==> flow/design.v <==
`timescale 1ns/1ps
module updateNeuron
(
	input						clk				,
	input						rst_n			,
	input						i_run			,
	input						i_init			,
	input						i_s_lern		,
	input						i_s_infr		,
	input signed 	[24:0]  	exc_current		,
	input signed 	[24:0]  	inh_current		,
	output 						o_s_init		,
	output						o_spike			,
	output						o_valid			,
	output			[4:0]		o_neuron_idx	,
	output			[49:0]		d_c				,
	output			[4:0]		addr_c			,
	output						ce_c			,
	output						we_c			,
	input			[49:0]		q_c				,
	output			[54:0]		d_m				,
	output			[4:0]		addr_m			,
	output						ce_m			,
	output						we_m			,
	input			[54:0]		q_m
);
wire 					s_idle					;
wire 					s_init					;
wire 					s_read					;
wire 					s_calc					;
wire 					s_wrte					;
wire 					s_done					;
reg 			[3:0] 	fsm						;
reg 			[2:0] 	c_state					;
reg 			[2:0] 	n_state					;
reg 			[4:0] 	neuron_idx				;
reg signed 		[24:0] 	exc_cur_buf				;
reg signed 		[24:0] 	inh_cur_buf				;
wire signed 	[24:0] 	c_ge					;
wire signed 	[24:0] 	c_gi					;
wire signed 	[24:0] 	c_vm					;
wire signed 	[24:0] 	c_vt					;
wire 					c_ref_check				;
wire 			[3:0] 	c_ref_count				;
wire signed 	[24:0] 	e_rest = 25'd5242880	;		 
wire signed 	[24:0] 	e_exc = 25'd6881280		;		 
wire signed 	[24:0] 	e_inh = 25'd3604480		;		 
wire signed 	[24:0] 	thresh_add  = 25'd11240	;	 
wire signed 	[24:0] 	inh_max = 25'd655360	;		 
reg signed 		[24:0] 	mult_1_in_1				;
reg signed 		[17:0] 	mult_1_in_2				;
reg signed 		[24:0] 	mult_2_in_1				;
reg signed 		[17:0] 	mult_2_in_2				;
reg signed 		[24:0] 	add_max					;	
reg signed 		[42:0] 	mult_1_out				;
reg signed 		[42:0] 	mult_2_out				;
reg signed 		[24:0] 	n_ge					;
reg signed 		[24:0] 	n_gi					;
reg signed 		[24:0] 	n_vm					;
reg signed 		[24:0] 	n_vt					;
reg 					n_ref_check				;
reg 			[3:0] 	n_ref_count				;
reg 					fire					;
localparam S_IDLE = 3'b000;
localparam S_READ = 3'b001;
localparam S_CALC = 3'b010;
localparam S_WRTE = 3'b011;
localparam S_INIT = 3'b111;
localparam S_DONE = 3'b100;
always @(posedge clk or negedge rst_n) begin
	if(!rst_n) begin
		exc_cur_buf <= 25'd0;
		inh_cur_buf <= 25'd0;
	end else if(i_run) begin
		exc_cur_buf <= exc_current;
		inh_cur_buf <= inh_current;
	end
end
always @(*) begin
	n_state = c_state;
	case(c_state)
		S_IDLE: begin
			if(i_run)
				n_state = S_READ;
			if(i_init)
				n_state = S_INIT;
		end 
		S_INIT:
			if(neuron_idx == 5'd17) 
				n_state = S_IDLE;
		S_READ:
			n_state = S_CALC;
		S_CALC:
			if(fsm == 4'd9)
				n_state = S_WRTE;
		S_WRTE:
			n_state = S_DONE;
		S_DONE:
			n_state = S_IDLE;
	endcase
end
always @(posedge clk or negedge rst_n) begin
	if(!rst_n) begin
		c_state <= S_IDLE;
	end else begin
		c_state <= n_state;
	end
end
assign s_idle = (c_state == S_IDLE);
assign s_init = (c_state == S_INIT);
assign s_read = (c_state == S_READ);
assign s_calc = (c_state == S_CALC);
assign s_wrte = (c_state == S_WRTE);
assign s_done = (c_state == S_DONE);
always @(posedge clk or negedge rst_n) begin
	if(!rst_n) begin
		fsm <= 4'd0;
	end else begin
		if(s_calc) begin
			fsm <= fsm + 4'd1;
		end else begin
			fsm <= 4'd0;
		end
	end
end
always @(posedge clk or negedge rst_n) begin
	if(!rst_n) begin
		neuron_idx <= 5'd0;
	end else begin
		if(s_done || s_init) begin
			if(neuron_idx == 5'd17) begin
				neuron_idx <= 5'd0;
			end else begin
				neuron_idx <= neuron_idx + 5'd1;
			end
		end else begin
			neuron_idx <= neuron_idx;
		end
	end
end
reg signed [24:0] add2_1_in_1;
reg signed [24:0] add2_1_in_2;
reg signed [24:0] add2_2_in_1;
reg signed [24:0] add2_2_in_2;
reg signed [24:0] add3_1_in_1;
reg signed [24:0] add3_1_in_2;
reg signed [24:0] add3_1_in_3;
reg signed [24:0] add3_2_in_1;
reg signed [24:0] add3_2_in_2;
reg signed [24:0] add3_2_in_3;
(* dont_touch = "true" *) wire signed [24:0] add2_1_out;
(* dont_touch = "true" *) wire signed [24:0] add2_2_out;
(* dont_touch = "true" *) wire signed [24:0] add3_1_out;
(* dont_touch = "true" *) wire signed [24:0] add3_2_out;
always @(posedge clk or negedge rst_n) begin
	if(!rst_n) begin
		add2_1_in_1 <= 25'd0;
		add2_1_in_2 <= 25'd0;
		add2_2_in_1 <= 25'd0;
		add2_2_in_2 <= 25'd0;
		add3_1_in_1 <= 25'd0;
		add3_1_in_2 <= 25'd0;
		add3_1_in_3 <= 25'd0;
		add3_2_in_1 <= 25'd0;
		add3_2_in_2 <= 25'd0;
		add3_2_in_3 <= 25'd0;
	end else begin
		case (fsm)
			4'd0: begin
				add2_1_in_1 <= 25'd0;
				add2_1_in_2 <= 25'd0;
				add2_2_in_1 <= 25'd0;
				add2_2_in_2 <= 25'd0;
				add3_1_in_1 <= 25'd0;
				add3_1_in_2 <= 25'd0;
				add3_1_in_3 <= 25'd0;
				add3_2_in_1 <= 25'd0;
				add3_2_in_2 <= 25'd0;
				add3_2_in_3 <= 25'd0;
			end
			4'd1: begin
				add2_1_in_1 <= 25'd0;		
				add2_1_in_2 <= 25'd0;
				add2_2_in_1 <= 25'd0;		
				add2_2_in_2 <= 25'd0;
				add3_1_in_1 <= 25'd0;
				add3_1_in_2 <= 25'd0;
				add3_1_in_3 <= 25'd0;
				add3_2_in_1 <= c_ref_check ? 25'd0 : c_gi;
				add3_2_in_2 <= c_ref_check ? 25'd0 : inh_cur_buf;
				add3_2_in_3 <= c_ref_check ? 25'd0 : -(c_gi >>> 4);
			end
			4'd2: begin
				if(!c_ref_check) begin
					add2_1_in_1 <= e_exc;		 
					add2_1_in_2 <= -c_vm;
					add2_2_in_1 <= e_inh;		 
					add2_2_in_2 <= -c_vm;
					add3_1_in_1 <= c_ge;
					add3_1_in_2 <= exc_cur_buf;
					add3_1_in_3 <= -(c_ge >>> 3);
					add3_2_in_1 <= add3_2_in_1;
					add3_2_in_2 <= add3_2_in_2;
					add3_2_in_3 <= add3_2_in_3;
				end else begin
					add2_1_in_1 <= 25'd0;		 
					add2_1_in_2 <= 25'd0;
					add2_2_in_1 <= 25'd0;		 
					add2_2_in_2 <= 25'd0;
					add3_1_in_1 <= 25'd0;
					add3_1_in_2 <= 25'd0;
					add3_1_in_3 <= 25'd0;
					add3_2_in_1 <= 25'd0;
					add3_2_in_2 <= 25'd0;
					add3_2_in_3 <= 25'd0;
				end
			end
			4'd3: begin
				add2_1_in_1 <= add2_1_in_1;		
				add2_1_in_2 <= add2_1_in_2;
				add2_2_in_1 <= add2_2_in_1;		
				add2_2_in_2 <= add2_2_in_2;
				add3_1_in_1 <= add3_1_in_1;
				add3_1_in_2 <= add3_1_in_2;
				add3_1_in_3 <= add3_1_in_3;
				add3_2_in_1 <= add3_2_in_1;
				add3_2_in_2 <= add3_2_in_2;
				add3_2_in_3 <= add3_2_in_3;
			end
			4'd4: begin
				if(!c_ref_check) begin
					add2_1_in_1 <= e_rest;		 
					add2_1_in_2 <= -c_vm;
					add2_2_in_1 <= add2_2_in_1;		
					add2_2_in_2 <= add2_2_in_2;
					add3_1_in_1 <= add3_1_in_1;
					add3_1_in_2 <= add3_1_in_2;
					add3_1_in_3 <= add3_1_in_3;
					add3_2_in_1 <= add3_2_in_1;
					add3_2_in_2 <= add3_2_in_2;
					add3_2_in_3 <= add3_2_in_3;
				end else begin
					add2_1_in_1 <= 25'd0;		
					add2_1_in_2 <= 25'd0;
					add2_2_in_1 <= add2_2_in_1;		
					add2_2_in_2 <= add2_2_in_2;
					add3_1_in_1 <= add3_1_in_1;
					add3_1_in_2 <= add3_1_in_2;
					add3_1_in_3 <= add3_1_in_3;
					add3_2_in_1 <= add3_2_in_1;
					add3_2_in_2 <= add3_2_in_2;
					add3_2_in_3 <= add3_2_in_3;
				end
			end
			4'd5: begin
				add2_1_in_1 <= i_s_lern ? e_rest : 25'd0;		 
				add2_1_in_2 <= i_s_lern ? -c_vt : 25'd0;
				add2_2_in_1 <= add2_2_in_1;		
				add2_2_in_2 <= add2_2_in_2;
				add3_1_in_1 <= mult_1_out >>> 10;
				add3_1_in_2 <= mult_2_out >>> 10;
				add3_1_in_3 <= add2_1_out >>> 1;
				add3_2_in_1 <= add3_2_in_1;
				add3_2_in_2 <= add3_2_in_2;
				add3_2_in_3 <= add3_2_in_3;
			end
			4'd6: begin
				if(!c_ref_check) begin
					add2_1_in_1 <= c_vm;
					add2_1_in_2 <= add3_1_out >>> 7;
					add2_2_in_1 <= c_vt;
					add2_2_in_2 <= add2_1_out >>> 17;
					add3_1_in_1 <= add3_1_in_1;
					add3_1_in_2 <= add3_1_in_2;
					add3_1_in_3 <= add3_1_in_3;
					add3_2_in_1 <= add3_2_in_1;
					add3_2_in_2 <= add3_2_in_2;
					add3_2_in_3 <= add3_2_in_3;
				end else begin
					add2_1_in_1 <= c_vm;
					add2_1_in_2 <= 25'd0;
					add2_2_in_1 <= c_vt;
					add2_2_in_2 <= add2_1_out >>> 17;
					add3_1_in_1 <= add3_1_in_1;
					add3_1_in_2 <= add3_1_in_2;
					add3_1_in_3 <= add3_1_in_3;
					add3_2_in_1 <= add3_2_in_1;
					add3_2_in_2 <= add3_2_in_2;
					add3_2_in_3 <= add3_2_in_3;
				end
			end
			4'd7: begin
				add2_1_in_1 <= add2_1_in_1;
				add2_1_in_2 <= add2_1_in_2;
				add2_2_in_1 <= add2_2_in_1;
				add2_2_in_2 <= add2_2_in_2;
				add3_1_in_1 <= add3_1_in_1;
				add3_1_in_2 <= add3_1_in_2;
				add3_1_in_3 <= add3_1_in_3;
				add3_2_in_1 <= add3_2_in_1;
				add3_2_in_2 <= add3_2_in_2;
				add3_2_in_3 <= add3_2_in_3;
			end
			4'd8: begin
				if(fire) begin
					add2_1_in_1 <= i_s_infr ? 25'd0 : thresh_add;		 
					add2_1_in_2 <= n_vt;
					add2_2_in_1 <= add2_2_in_1;		
					add2_2_in_2 <= add2_2_in_2;
					add3_1_in_1 <= add3_1_in_1;
					add3_1_in_2 <= add3_1_in_2;
					add3_1_in_3 <= add3_1_in_3;
					add3_2_in_1 <= add3_2_in_1;
					add3_2_in_2 <= add3_2_in_2;
					add3_2_in_3 <= add3_2_in_3;
				end else begin
					add2_1_in_1 <= add2_1_in_1;		
					add2_1_in_2 <= add2_1_in_2;
					add2_2_in_1 <= add2_2_in_1;		
					add2_2_in_2 <= add2_2_in_2;
					add3_1_in_1 <= add3_1_in_1;
					add3_1_in_2 <= add3_1_in_2;
					add3_1_in_3 <= add3_1_in_3;
					add3_2_in_1 <= add3_2_in_1;
					add3_2_in_2 <= add3_2_in_2;
					add3_2_in_3 <= add3_2_in_3;
				end
			end
			default: begin
				add2_1_in_1 <= add2_1_in_1;
				add2_1_in_2 <= add2_1_in_2;
				add2_2_in_1 <= add2_2_in_1;
				add2_2_in_2 <= add2_2_in_2;
				add3_1_in_1 <= add3_1_in_1;
				add3_1_in_2 <= add3_1_in_2;
				add3_1_in_3 <= add3_1_in_3;
				add3_2_in_1 <= add3_2_in_1;
				add3_2_in_2 <= add3_2_in_2;
				add3_2_in_3 <= add3_2_in_3;
			end
		endcase
	end
end
assign add2_1_out = add2_1_in_1 + add2_1_in_2;
assign add2_2_out = add2_2_in_1 + add2_2_in_2;
assign add3_1_out = add3_1_in_1 + add3_1_in_2 + add3_1_in_3;
assign add3_2_out = add3_2_in_1 + add3_2_in_2 + add3_2_in_3;
always @(posedge clk or negedge rst_n) begin
	if(!rst_n) begin
		add_max <= 25'd0;
	end else begin
		if(fsm == 4'd2) begin
			add_max <= (inh_max < add3_2_out) ? inh_max : add3_2_out;
		end else if(fsm == 4'd8) begin
			add_max <= 25'd0;
		end else begin
			add_max <= add_max;
		end
	end
end
always @(posedge clk) begin
	mult_1_out <= mult_1_in_1 * mult_1_in_2;
	mult_2_out <= mult_2_in_1 * mult_2_in_2;
end
always @(posedge clk or negedge rst_n) begin
	if(!rst_n) begin
		mult_1_in_1 <= 25'd0;  
		mult_1_in_2 <= 18'd0; 
		mult_2_in_1 <= 25'd0; 
		mult_2_in_2 <= 18'd0; 
	end else begin
		if(fsm == 4'd3) begin
			mult_1_in_1 <= add3_1_out;  
			mult_1_in_2 <= add2_1_out >>> 7; 
			mult_2_in_1 <= add_max; 
			mult_2_in_2 <= add2_2_out >>> 7; 
		end else begin
			mult_1_in_1 <= 25'd0;  
			mult_1_in_2 <= 18'd0; 
			mult_2_in_1 <= 25'd0; 
			mult_2_in_2 <= 18'd0; 
		end
	end
end
always @(posedge clk or negedge rst_n) begin
	if(!rst_n) begin
		n_ge <= 25'd0;
		n_gi <= 25'd0;
		n_vm <= 25'd0;
		n_vt <= 25'd0;
		fire <= 1'd0;
		n_ref_check <= 1'b0;
		n_ref_count <= 4'd0;
	end else begin 
		case (fsm)
			4'd3: begin
				n_ge <= add3_1_out;
				n_gi <= add_max;
				fire <= 1'b0;
			end
			4'd5: begin
				if(c_ref_check) begin
					n_ref_count <= c_ref_count + 4'd1;
				end else begin
					n_ref_count <= c_ref_count;
				end
				n_ref_check <= c_ref_check;
			end
			4'd7: begin
				n_vm <= add2_1_out;
				n_vt <= add2_2_out;
				if(add2_1_out > add2_2_out) begin
					fire <= 1'b1;
					n_ref_check <= 1'b1;
					n_ge <= 25'd0;
					n_gi <= 25'd0;
				end
			end
			4'd9: begin
				if(fire) begin
					n_vm <= e_rest;		 
					n_vt <= add2_1_out;
				end
				if(n_ref_count == 4'd11) begin
					n_ref_check <= 1'b0;
					n_ref_count <= 4'd0;
				end
			end
		endcase
	end
end
assign ce_c 		= 		s_init || s_read || s_wrte;
assign we_c 		= 		s_init || s_wrte; 
assign ce_m 		= 		s_init || s_read || s_wrte;
assign we_m 		= 		s_init || s_wrte;
assign addr_c 		= 		neuron_idx;
assign addr_m 		= 		neuron_idx;
assign d_c 			= 		s_init ? 50'd0 : {n_ge, n_gi};
assign d_m 			= 		s_init ? {1'b0, 4'd0, e_rest, 25'd5406720} : {n_ref_check, n_ref_count, n_vm, n_vt};
assign c_ge 		= 		q_c[49:25];
assign c_gi 		= 		q_c[24:0];
assign c_vm 		= 		q_m[49:25];
assign c_vt 		= 		q_m[24:0];
assign c_ref_check 	= 		q_m[54];
assign c_ref_count 	= 		q_m[53:50];
assign o_s_init 	=	 	s_init;
assign o_spike 		= 		fire;
assign o_valid 		= 		s_done;
assign o_neuron_idx = 		neuron_idx;
endmodule
--- tool output ---
**From RTL to reports: updateNeuron**

Tool output for the design above before and after an edit, in the order of the flow.
Lines under "before" count in the file above, lines under "after" in the edited file.
"change": "after" minus "before" as printed here. "relative change": 100 x difference / "before".
The mark - stands for no value.

- Top module: updateNeuron
- Clock port: clk
- Cell library: sky130hd
- Timing corner: tt_025C_1v80

**Diff**

The edit as a unified diff against the file above.
A script made this edit; it was not meant as an optimisation.

```diff
@@ -50,5 +50,5 @@
 reg signed 		[24:0] 	mult_1_in_1				;
 reg signed 		[17:0] 	mult_1_in_2				;
-reg signed 		[24:0] 	mult_2_in_1				;
+reg signed 		[36:0] 	mult_2_in_1				;
 reg signed 		[17:0] 	mult_2_in_2				;
 reg signed 		[24:0] 	add_max					;	
```

**Elaborated design**

Counts by Yosys on the flattened word-level netlist (proc, flatten, opt, wreduce; memories kept). Register bits leave out memories and registers merged into their read ports (data or address). Print and check cells are left out. Cells with the same type and inputs are merged into one.

Operators by class:

| what | before | after | change | relative change (%) |
|---|---|---|---|---|
| add/sub/neg operators | 13 | 13 | 0 | 0.00 |
| $mul | 2 | 2 | 0 | 0.00 |
| order comparisons | 2 | 2 | 0 | 0.00 |
| eq/ne operators | 24 | 24 | 0 | 0.00 |
| mux-type cells | 57 | 57 | 0 | 0.00 |
| reductions and logical operators | 25 | 25 | 0 | 0.00 |

Operators by type and width:

| cell | before | after | change | relative change (%) |
|---|---|---|---|---|
| 25-bit 2-to-1 mux | 20 | 19 | -1 | -5.00 |
| 25-bit by 18-bit multiplier with 35-bit output | 2 | 1 | -1 | -50.00 |
| 37-bit by 18-bit multiplier with 35-bit output | 0 | 1 | +1 | - |
| 37-bit 2-to-1 mux | 0 | 1 | +1 | - |
| 25-bit case mux with 3-bit select | 8 | 8 | 0 | 0.00 |
| 2-bit inequality test with constant B | 7 | 7 | 0 | 0.00 |
| 25-bit adder | 6 | 6 | 0 | 0.00 |
| 2-bit AND reduction | 5 | 5 | 0 | 0.00 |
| 4-bit by 3-bit equality test with 1-bit output with constant B | 4 | 4 | 0 | 0.00 |
| 1-bit logical OR | 4 | 4 | 0 | 0.00 |
| 3-bit 2-to-1 mux | 4 | 4 | 0 | 0.00 |
| 25-bit case mux with 2-bit select | 4 | 4 | 0 | 0.00 |
| 2-bit nonzero test | 4 | 4 | 0 | 0.00 |
| 3-bit nonzero test | 4 | 4 | 0 | 0.00 |
| 4-bit equality test with constant B | 3 | 3 | 0 | 0.00 |
| 23-bit 2-to-1 mux | 3 | 3 | 0 | 0.00 |
| 4-bit 2-to-1 mux | 3 | 3 | 0 | 0.00 |
| 4-bit by 1-bit adder with 4-bit output with constant B | 2 | 2 | 0 | 0.00 |
| 3-bit by 2-bit equality test with 1-bit output with constant B | 2 | 2 | 0 | 0.00 |
| 3-bit equality test with constant B | 2 | 2 | 0 | 0.00 |
| 4-bit by 2-bit equality test with 1-bit output with constant B | 2 | 2 | 0 | 0.00 |
| 1-bit 2-to-1 mux | 2 | 2 | 0 | 0.00 |
| 18-bit 2-to-1 mux | 2 | 2 | 0 | 0.00 |
| 25-bit negator | 2 | 2 | 0 | 0.00 |
| 6-bit nonzero test | 2 | 2 | 0 | 0.00 |
| 2-bit OR reduction | 2 | 2 | 0 | 0.00 |
| 5-bit by 1-bit adder with 5-bit output with constant B | 1 | 1 | 0 | 0.00 |
| 3-bit by 1-bit equality test with 1-bit output with constant B | 1 | 1 | 0 | 0.00 |

The list need not be complete.

Storage and ports:

| what | before | after | change | relative change (%) |
|---|---|---|---|---|
| register bits after elaboration | 599 | 611 | +12 | +2.00 |
| bits of input ports | 161 | 161 | 0 | 0.00 |
| output and inout bits | 127 | 127 | 0 | 0.00 |
| word-level cells | 152 | 152 | 0 | 0.00 |

**Logic depth**

Depth = most cells in a row (Yosys ltp): at word level without a register or memory, in the mapped netlist without a sequential cell, where the memories' decode and read muxes count.

Depth:

| what | before | after | change | relative change (%) |
|---|---|---|---|---|
| depth after elaboration | 5 | 5 | 0 | 0.00 |
| ABC_AREA | 0 | 0 | - | - |
| gate-level depth with buffers | 25 | 24 | -1 | -4.00 |
| gate-level depth less buffers | 24 | 23 | -1 | -4.17 |

**Synthesis result**

The flow's flattened synthesis, as Yosys stat reports it; memories are mapped. The netlist is that of the ABC_AREA named above (0 if unset); the other value can give another one.

Cell types:

| cell | before | after | change | relative change (%) |
|---|---|---|---|---|
| sky130_fd_sc_hd__inv_1 | 989 | 1012 | +23 | +2.33 |
| sky130_fd_sc_hd__nor2_1 | 218 | 241 | +23 | +10.55 |
| sky130_fd_sc_hd__a21oi_1 | 118 | 95 | -23 | -19.49 |
| sky130_fd_sc_hd__a21o_1 | 111 | 95 | -16 | -14.41 |
| sky130_fd_sc_hd__o21ai_0 | 160 | 174 | +14 | +8.75 |
| sky130_fd_sc_hd__a222oi_1 | 69 | 57 | -12 | -17.39 |
| sky130_fd_sc_hd__a221o_1 | 27 | 39 | +12 | +44.44 |
| sky130_fd_sc_hd__or4_1 | 4 | 15 | +11 | +275.00 |
| sky130_fd_sc_hd__xnor2_1 | 148 | 138 | -10 | -6.76 |
| sky130_fd_sc_hd__nand2b_1 | 33 | 23 | -10 | -30.30 |
| sky130_fd_sc_hd__a22oi_1 | 18 | 27 | +9 | +50.00 |
| sky130_fd_sc_hd__nand2_1 | 597 | 605 | +8 | +1.34 |
| sky130_fd_sc_hd__clkbuf_1 | 248 | 256 | +8 | +3.23 |
| sky130_fd_sc_hd__a221oi_1 | 8 | 15 | +7 | +87.50 |
| sky130_fd_sc_hd__a221o_2 | 7 | 0 | -7 | -100.00 |
| sky130_fd_sc_hd__o21ai_1 | 7 | 1 | -6 | -85.71 |
| sky130_fd_sc_hd__xor2_1 | 96 | 91 | -5 | -5.21 |
| sky130_fd_sc_hd__o221ai_1 | 33 | 28 | -5 | -15.15 |

The list need not be complete.

Synthesis totals:

| what | before | after | change | relative change (%) |
|---|---|---|---|---|
| mapped cells | 5699 | 5762 | +63 | +1.11 |
| synthesis area (mm^2) | 0.0556446 | 0.0558773 | +0.0002327 | +0.42 |
| sequential part of the area (mm^2) | 0.01429 | 0.01429 | 0.00000 | 0.00 |
| flip-flops | 581 | 581 | 0 | 0.00 |
| buffers | 273 | 278 | +5 | +1.83 |

**Path before layout**

OpenSTA on the mapped netlist: ideal clock, no wires. The path of least setup slack (recovery checks aside). Input and output delay are each 20% of the period. Register names are those of the netlist, which keeps one name where synthesis merged equal registers.

Path after synthesis:

| what | before | after | change | relative change (%) |
|---|---|---|---|---|
| kind | reg-to-reg | reg-to-reg | - | - |
| from | register mult_1_in_2[9] | register mult_1_in_2[9] | - | - |
| to | register mult_1_out[33] | register mult_1_out[31] | - | - |
| clock period (ps) | 7200 | 7200 | 0 | 0.00 |
| library setup time (ps) | 95 | 72 | -23 | - |
| time at the first pin (ps) | 0 | 0 | 0 | - |
| arrival (ps) | 6090 | 6078 | -12 | -0.20 |
| required time (ps) | 7105 | 7128 | +23 | +0.32 |
| path slack (ps) | 1014 | 1050 | +36 | - |
| delay of the path (ps) | 6185 | 6150 | -35 | -0.57 |
| stages | 25 | 23 | -2 | -8.00 |
| path buffers | 2 | 2 | 0 | 0.00 |
| period reached after synthesis (ps) | 6186 | 6150 | -36 | -0.58 |

"delay of the path" = arrival - input delay + setup time.
"stages" counts driving pins, that of a launching flip-flop among them; a cell with two outputs on the path counts twice.
"period reached after synthesis" = period - worst setup slack (recovery checks aside). The figure is calculated, with input and output delays left at 20% of the set period.
The rows between start and end are the longest chain of elaborated cells between them; the timing report does not say that the signal goes this way. Where chains are equally long, one stands for them.
Each line given opens the expression or statement behind the cell; cells for indexed reads and writes are added by Yosys, which also makes memories of some case tables.
At most two assigning lines are given for a register; there are more.

Between the ends, after synthesis, before:
- Cell sequence: sky130_fd_sc_hd__dfrtp_1 sky130_fd_sc_hd__clkbuf_1 sky130_fd_sc_hd__clkbuf_1 sky130_fd_sc_hd__nand2_1 sky130_fd_sc_hd__fa_1 sky130_fd_sc_hd__inv_1 sky130_fd_sc_hd__fa_1 sky130_fd_sc_hd__inv_1 sky130_fd_sc_hd__fa_1 sky130_fd_sc_hd__inv_1 sky130_fd_sc_hd__fa_1 sky130_fd_sc_hd__fa_1 sky130_fd_sc_hd__inv_1 sky130_fd_sc_hd__fa_1 sky130_fd_sc_hd__inv_1 sky130_fd_sc_hd__ha_1 sky130_fd_sc_hd__and4_1 sky130_fd_sc_hd__nand2_1 sky130_fd_sc_hd__a211oi_1 sky130_fd_sc_hd__o31a_1 sky130_fd_sc_hd__a41oi_1 sky130_fd_sc_hd__nand2b_1 sky130_fd_sc_hd__a211oi_1 sky130_fd_sc_hd__o21ai_1 sky130_fd_sc_hd__a221oi_1
- Cells in the longest elaborated chain: 1
- Elaborated cells between the ends (all ways): 1
- Source lines of those cells: 1
- Classes of those cells: mul (1)

RTL lines, path after synthesis, before:

| what | line | RTL |
|---|---|---|
| from (decl) | 51 | `reg signed [17:0] mult_1_in_2 ;` |
| from (assign) | 368 | `mult_1_in_2 <= 18'd0;` |
| from (assign) | 374 | `mult_1_in_2 <= add2_1_out >>> 7;` |
| 25-bit by 18-bit multiplier with 35-bit output | 362 | `mult_1_out <= mult_1_in_1 * mult_1_in_2;` |
| to (assign) | 362 |  |

Between the ends, after synthesis, after:
- Cell sequence: sky130_fd_sc_hd__dfrtp_1 sky130_fd_sc_hd__clkbuf_1 sky130_fd_sc_hd__clkbuf_1 sky130_fd_sc_hd__nand2_1 sky130_fd_sc_hd__fa_1 sky130_fd_sc_hd__inv_1 sky130_fd_sc_hd__fa_1 sky130_fd_sc_hd__inv_1 sky130_fd_sc_hd__fa_1 sky130_fd_sc_hd__inv_1 sky130_fd_sc_hd__fa_1 sky130_fd_sc_hd__fa_1 sky130_fd_sc_hd__inv_1 sky130_fd_sc_hd__fa_1 sky130_fd_sc_hd__inv_1 sky130_fd_sc_hd__ha_1 sky130_fd_sc_hd__a21o_1 sky130_fd_sc_hd__a2111oi_0 sky130_fd_sc_hd__o32ai_1 sky130_fd_sc_hd__o21a_1 sky130_fd_sc_hd__or3_1 sky130_fd_sc_hd__a21oi_1 sky130_fd_sc_hd__xnor2_1
- Cells in the longest elaborated chain: 1
- Elaborated cells between the ends (all ways): 1
- Source lines of those cells: 1
- Classes of those cells: mul (1)

RTL lines, path after synthesis, after:

| what | line | RTL |
|---|---|---|
| from (decl) | 51 | `reg signed [17:0] mult_1_in_2 ;` |
| from (assign) | 368 | `mult_1_in_2 <= 18'd0;` |
| from (assign) | 374 | `mult_1_in_2 <= add2_1_out >>> 7;` |
| 25-bit by 18-bit multiplier with 35-bit output | 362 | `mult_1_out <= mult_1_in_1 * mult_1_in_2;` |
| to (assign) | 362 |  |

**Path in the finished layout**

From the final timing report of each run of pair A: the path of least setup slack in the routed layout; clock arrival at registers is part of the times.
The report prints the path's times to 10 ps; the period is as set.

Path after layout:

| what | before | after | change | relative change (%) |
|---|---|---|---|---|
| kind | reg-to-reg | reg-to-reg | - | - |
| from | register mult_2_in_2[6] | register mult_1_in_2[9] | - | - |
| to | register mult_2_out[34] | register mult_1_out[34] | - | - |
| clock period (ps) | 6890 | 6890 | 0 | 0.00 |
| library setup time (ps) | 120 | 70 | -50 | - |
| time at the first pin (ps) | 700 | 670 | -30 | -4.29 |
| arrival (ps) | 7150 | 7240 | +90 | +1.26 |
| required time (ps) | 7470 | 7500 | +30 | +0.40 |
| path slack (ps) | 310 | 250 | -60 | - |
| stages | 23 | 25 | +2 | +8.70 |
| path buffers | 0 | 3 | +3 | - |

The rows between start and end are the longest chain of elaborated cells between them; the timing report does not say that the signal goes this way. Where chains are equally long, one stands for them.
At most two assigning lines are given for a register; there are more.

Between the ends, after layout, before:
- Cell sequence: sky130_fd_sc_hd__dfrtp_1 sky130_fd_sc_hd__and2_1 sky130_fd_sc_hd__fa_1 sky130_fd_sc_hd__inv_1 sky130_fd_sc_hd__fa_1 sky130_fd_sc_hd__fa_1 sky130_fd_sc_hd__inv_1 sky130_fd_sc_hd__fa_1 sky130_fd_sc_hd__fa_1 sky130_fd_sc_hd__inv_1 sky130_fd_sc_hd__fa_1 sky130_fd_sc_hd__inv_1 sky130_fd_sc_hd__ha_1 sky130_fd_sc_hd__and3_1 sky130_fd_sc_hd__nand3_1 sky130_fd_sc_hd__a2111o_1 sky130_fd_sc_hd__a31oi_2 sky130_fd_sc_hd__o211ai_1 sky130_fd_sc_hd__nand2_1 sky130_fd_sc_hd__nand4_1 sky130_fd_sc_hd__nand4b_1 sky130_fd_sc_hd__a21oi_1 sky130_fd_sc_hd__xnor2_1
- Cells in the longest elaborated chain: 1
- Elaborated cells between the ends (all ways): 1
- Source lines of those cells: 1
- Classes of those cells: mul (1)

RTL lines, path after layout, before:

| what | line | RTL |
|---|---|---|
| from (decl) | 53 | `reg signed [17:0] mult_2_in_2 ;` |
| from (assign) | 370 | `mult_2_in_2 <= 18'd0;` |
| from (assign) | 376 | `mult_2_in_2 <= add2_2_out >>> 7;` |
| 25-bit by 18-bit multiplier with 35-bit output | 363 | `mult_2_out <= mult_2_in_1 * mult_2_in_2;` |
| to (assign) | 363 |  |

Between the ends, after layout, after:
- Cell sequence: sky130_fd_sc_hd__dfrtp_1 sky130_fd_sc_hd__buf_4 sky130_fd_sc_hd__buf_4 sky130_fd_sc_hd__nand2_1 sky130_fd_sc_hd__fa_1 sky130_fd_sc_hd__inv_1 sky130_fd_sc_hd__fa_1 sky130_fd_sc_hd__inv_1 sky130_fd_sc_hd__fa_1 sky130_fd_sc_hd__inv_1 sky130_fd_sc_hd__fa_1 sky130_fd_sc_hd__fa_1 sky130_fd_sc_hd__inv_1 sky130_fd_sc_hd__fa_1 sky130_fd_sc_hd__inv_1 sky130_fd_sc_hd__ha_1 sky130_fd_sc_hd__a21o_1 sky130_fd_sc_hd__a2111oi_0 sky130_fd_sc_hd__buf_4 sky130_fd_sc_hd__o32ai_2 sky130_fd_sc_hd__o21a_1 sky130_fd_sc_hd__nor3_1 sky130_fd_sc_hd__o31ai_1 sky130_fd_sc_hd__a21oi_1 sky130_fd_sc_hd__xnor2_1
- Cells in the longest elaborated chain: 1
- Elaborated cells between the ends (all ways): 1
- Source lines of those cells: 1
- Classes of those cells: mul (1)

RTL lines, path after layout, after:

| what | line | RTL |
|---|---|---|
| from (decl) | 51 | `reg signed [17:0] mult_1_in_2 ;` |
| from (assign) | 368 | `mult_1_in_2 <= 18'd0;` |
| from (assign) | 374 | `mult_1_in_2 <= add2_1_out >>> 7;` |
| 25-bit by 18-bit multiplier with 35-bit output | 362 | `mult_1_out <= mult_1_in_1 * mult_1_in_2;` |
| to (assign) | 362 |  |

**Layout results**

Runs of the flow (Yosys, OpenROAD) on both versions; the two runs of a pair have the same settings. The constraints put input and output delay at 20% of the set period each and load the outputs with 0.01 pF.

Flow settings, pair A:
- period_ns: 6.89
- CAP_MARGIN: 20
- CORE_MARGIN: 2
- CORE_UTILIZATION: 40
- SLEW_MARGIN: 20

Final reports, pair A:

| what | before | after | change | relative change (%) |
|---|---|---|---|---|
| post-synthesis cell area (mm^2) | 0.0556446 | 0.0558773 | +0.0002327 | +0.42 |
| full die area (mm^2) | 0.14211 | 0.142699 | +0.000589 | +0.41 |
| final utilization (%) | 46.3 | 46.2 | -0.1 | - |
| smallest setup slack (ps) | 312 | 253 | -59 | - |
| final setup TNS (ps) | 0 | 0 | 0 | - |
| worst hold slack in the final report (ps) | 457 | 454 | -3 | - |
| total power after layout (uW) | 12667 | 12297 | -370 | -2.92 |

Flow settings, pair B:
- CAP_MARGIN: 0
- CORE_ASPECT_RATIO: 1.07
- CORE_UTILIZATION: 40
- CTS_CLUSTER_SIZE: 63
- GPL_ROUTABILITY_DRIVEN: 0
- PLACE_DENSITY_LB_ADDON: 0.02
- SLEW_MARGIN: 10
- TNS_END_PERCENT: 95
- period_ns: 8.14
- CORE_MARGIN: 2

Final reports, pair B:

| what | before | after | change | relative change (%) |
|---|---|---|---|---|
| post-synthesis cell area (mm^2) | 0.0556446 | 0.0558773 | +0.0002327 | +0.42 |
| full die area (mm^2) | 0.142113 | 0.142701 | +0.000588 | +0.41 |
| final utilization (%) | 45.6 | 45.9 | +0.3 | - |
| smallest setup slack (ps) | 867 | 971 | +104 | - |
| final setup TNS (ps) | 0 | 0 | 0 | - |
| worst hold slack in the final report (ps) | 416 | 406 | -10 | - |
| total power after layout (uW) | 10339 | 10476 | +137 | +1.33 |

"total power after layout" rests on the timing tool's default activity at the inputs, not on a simulated workload.
--- end ---
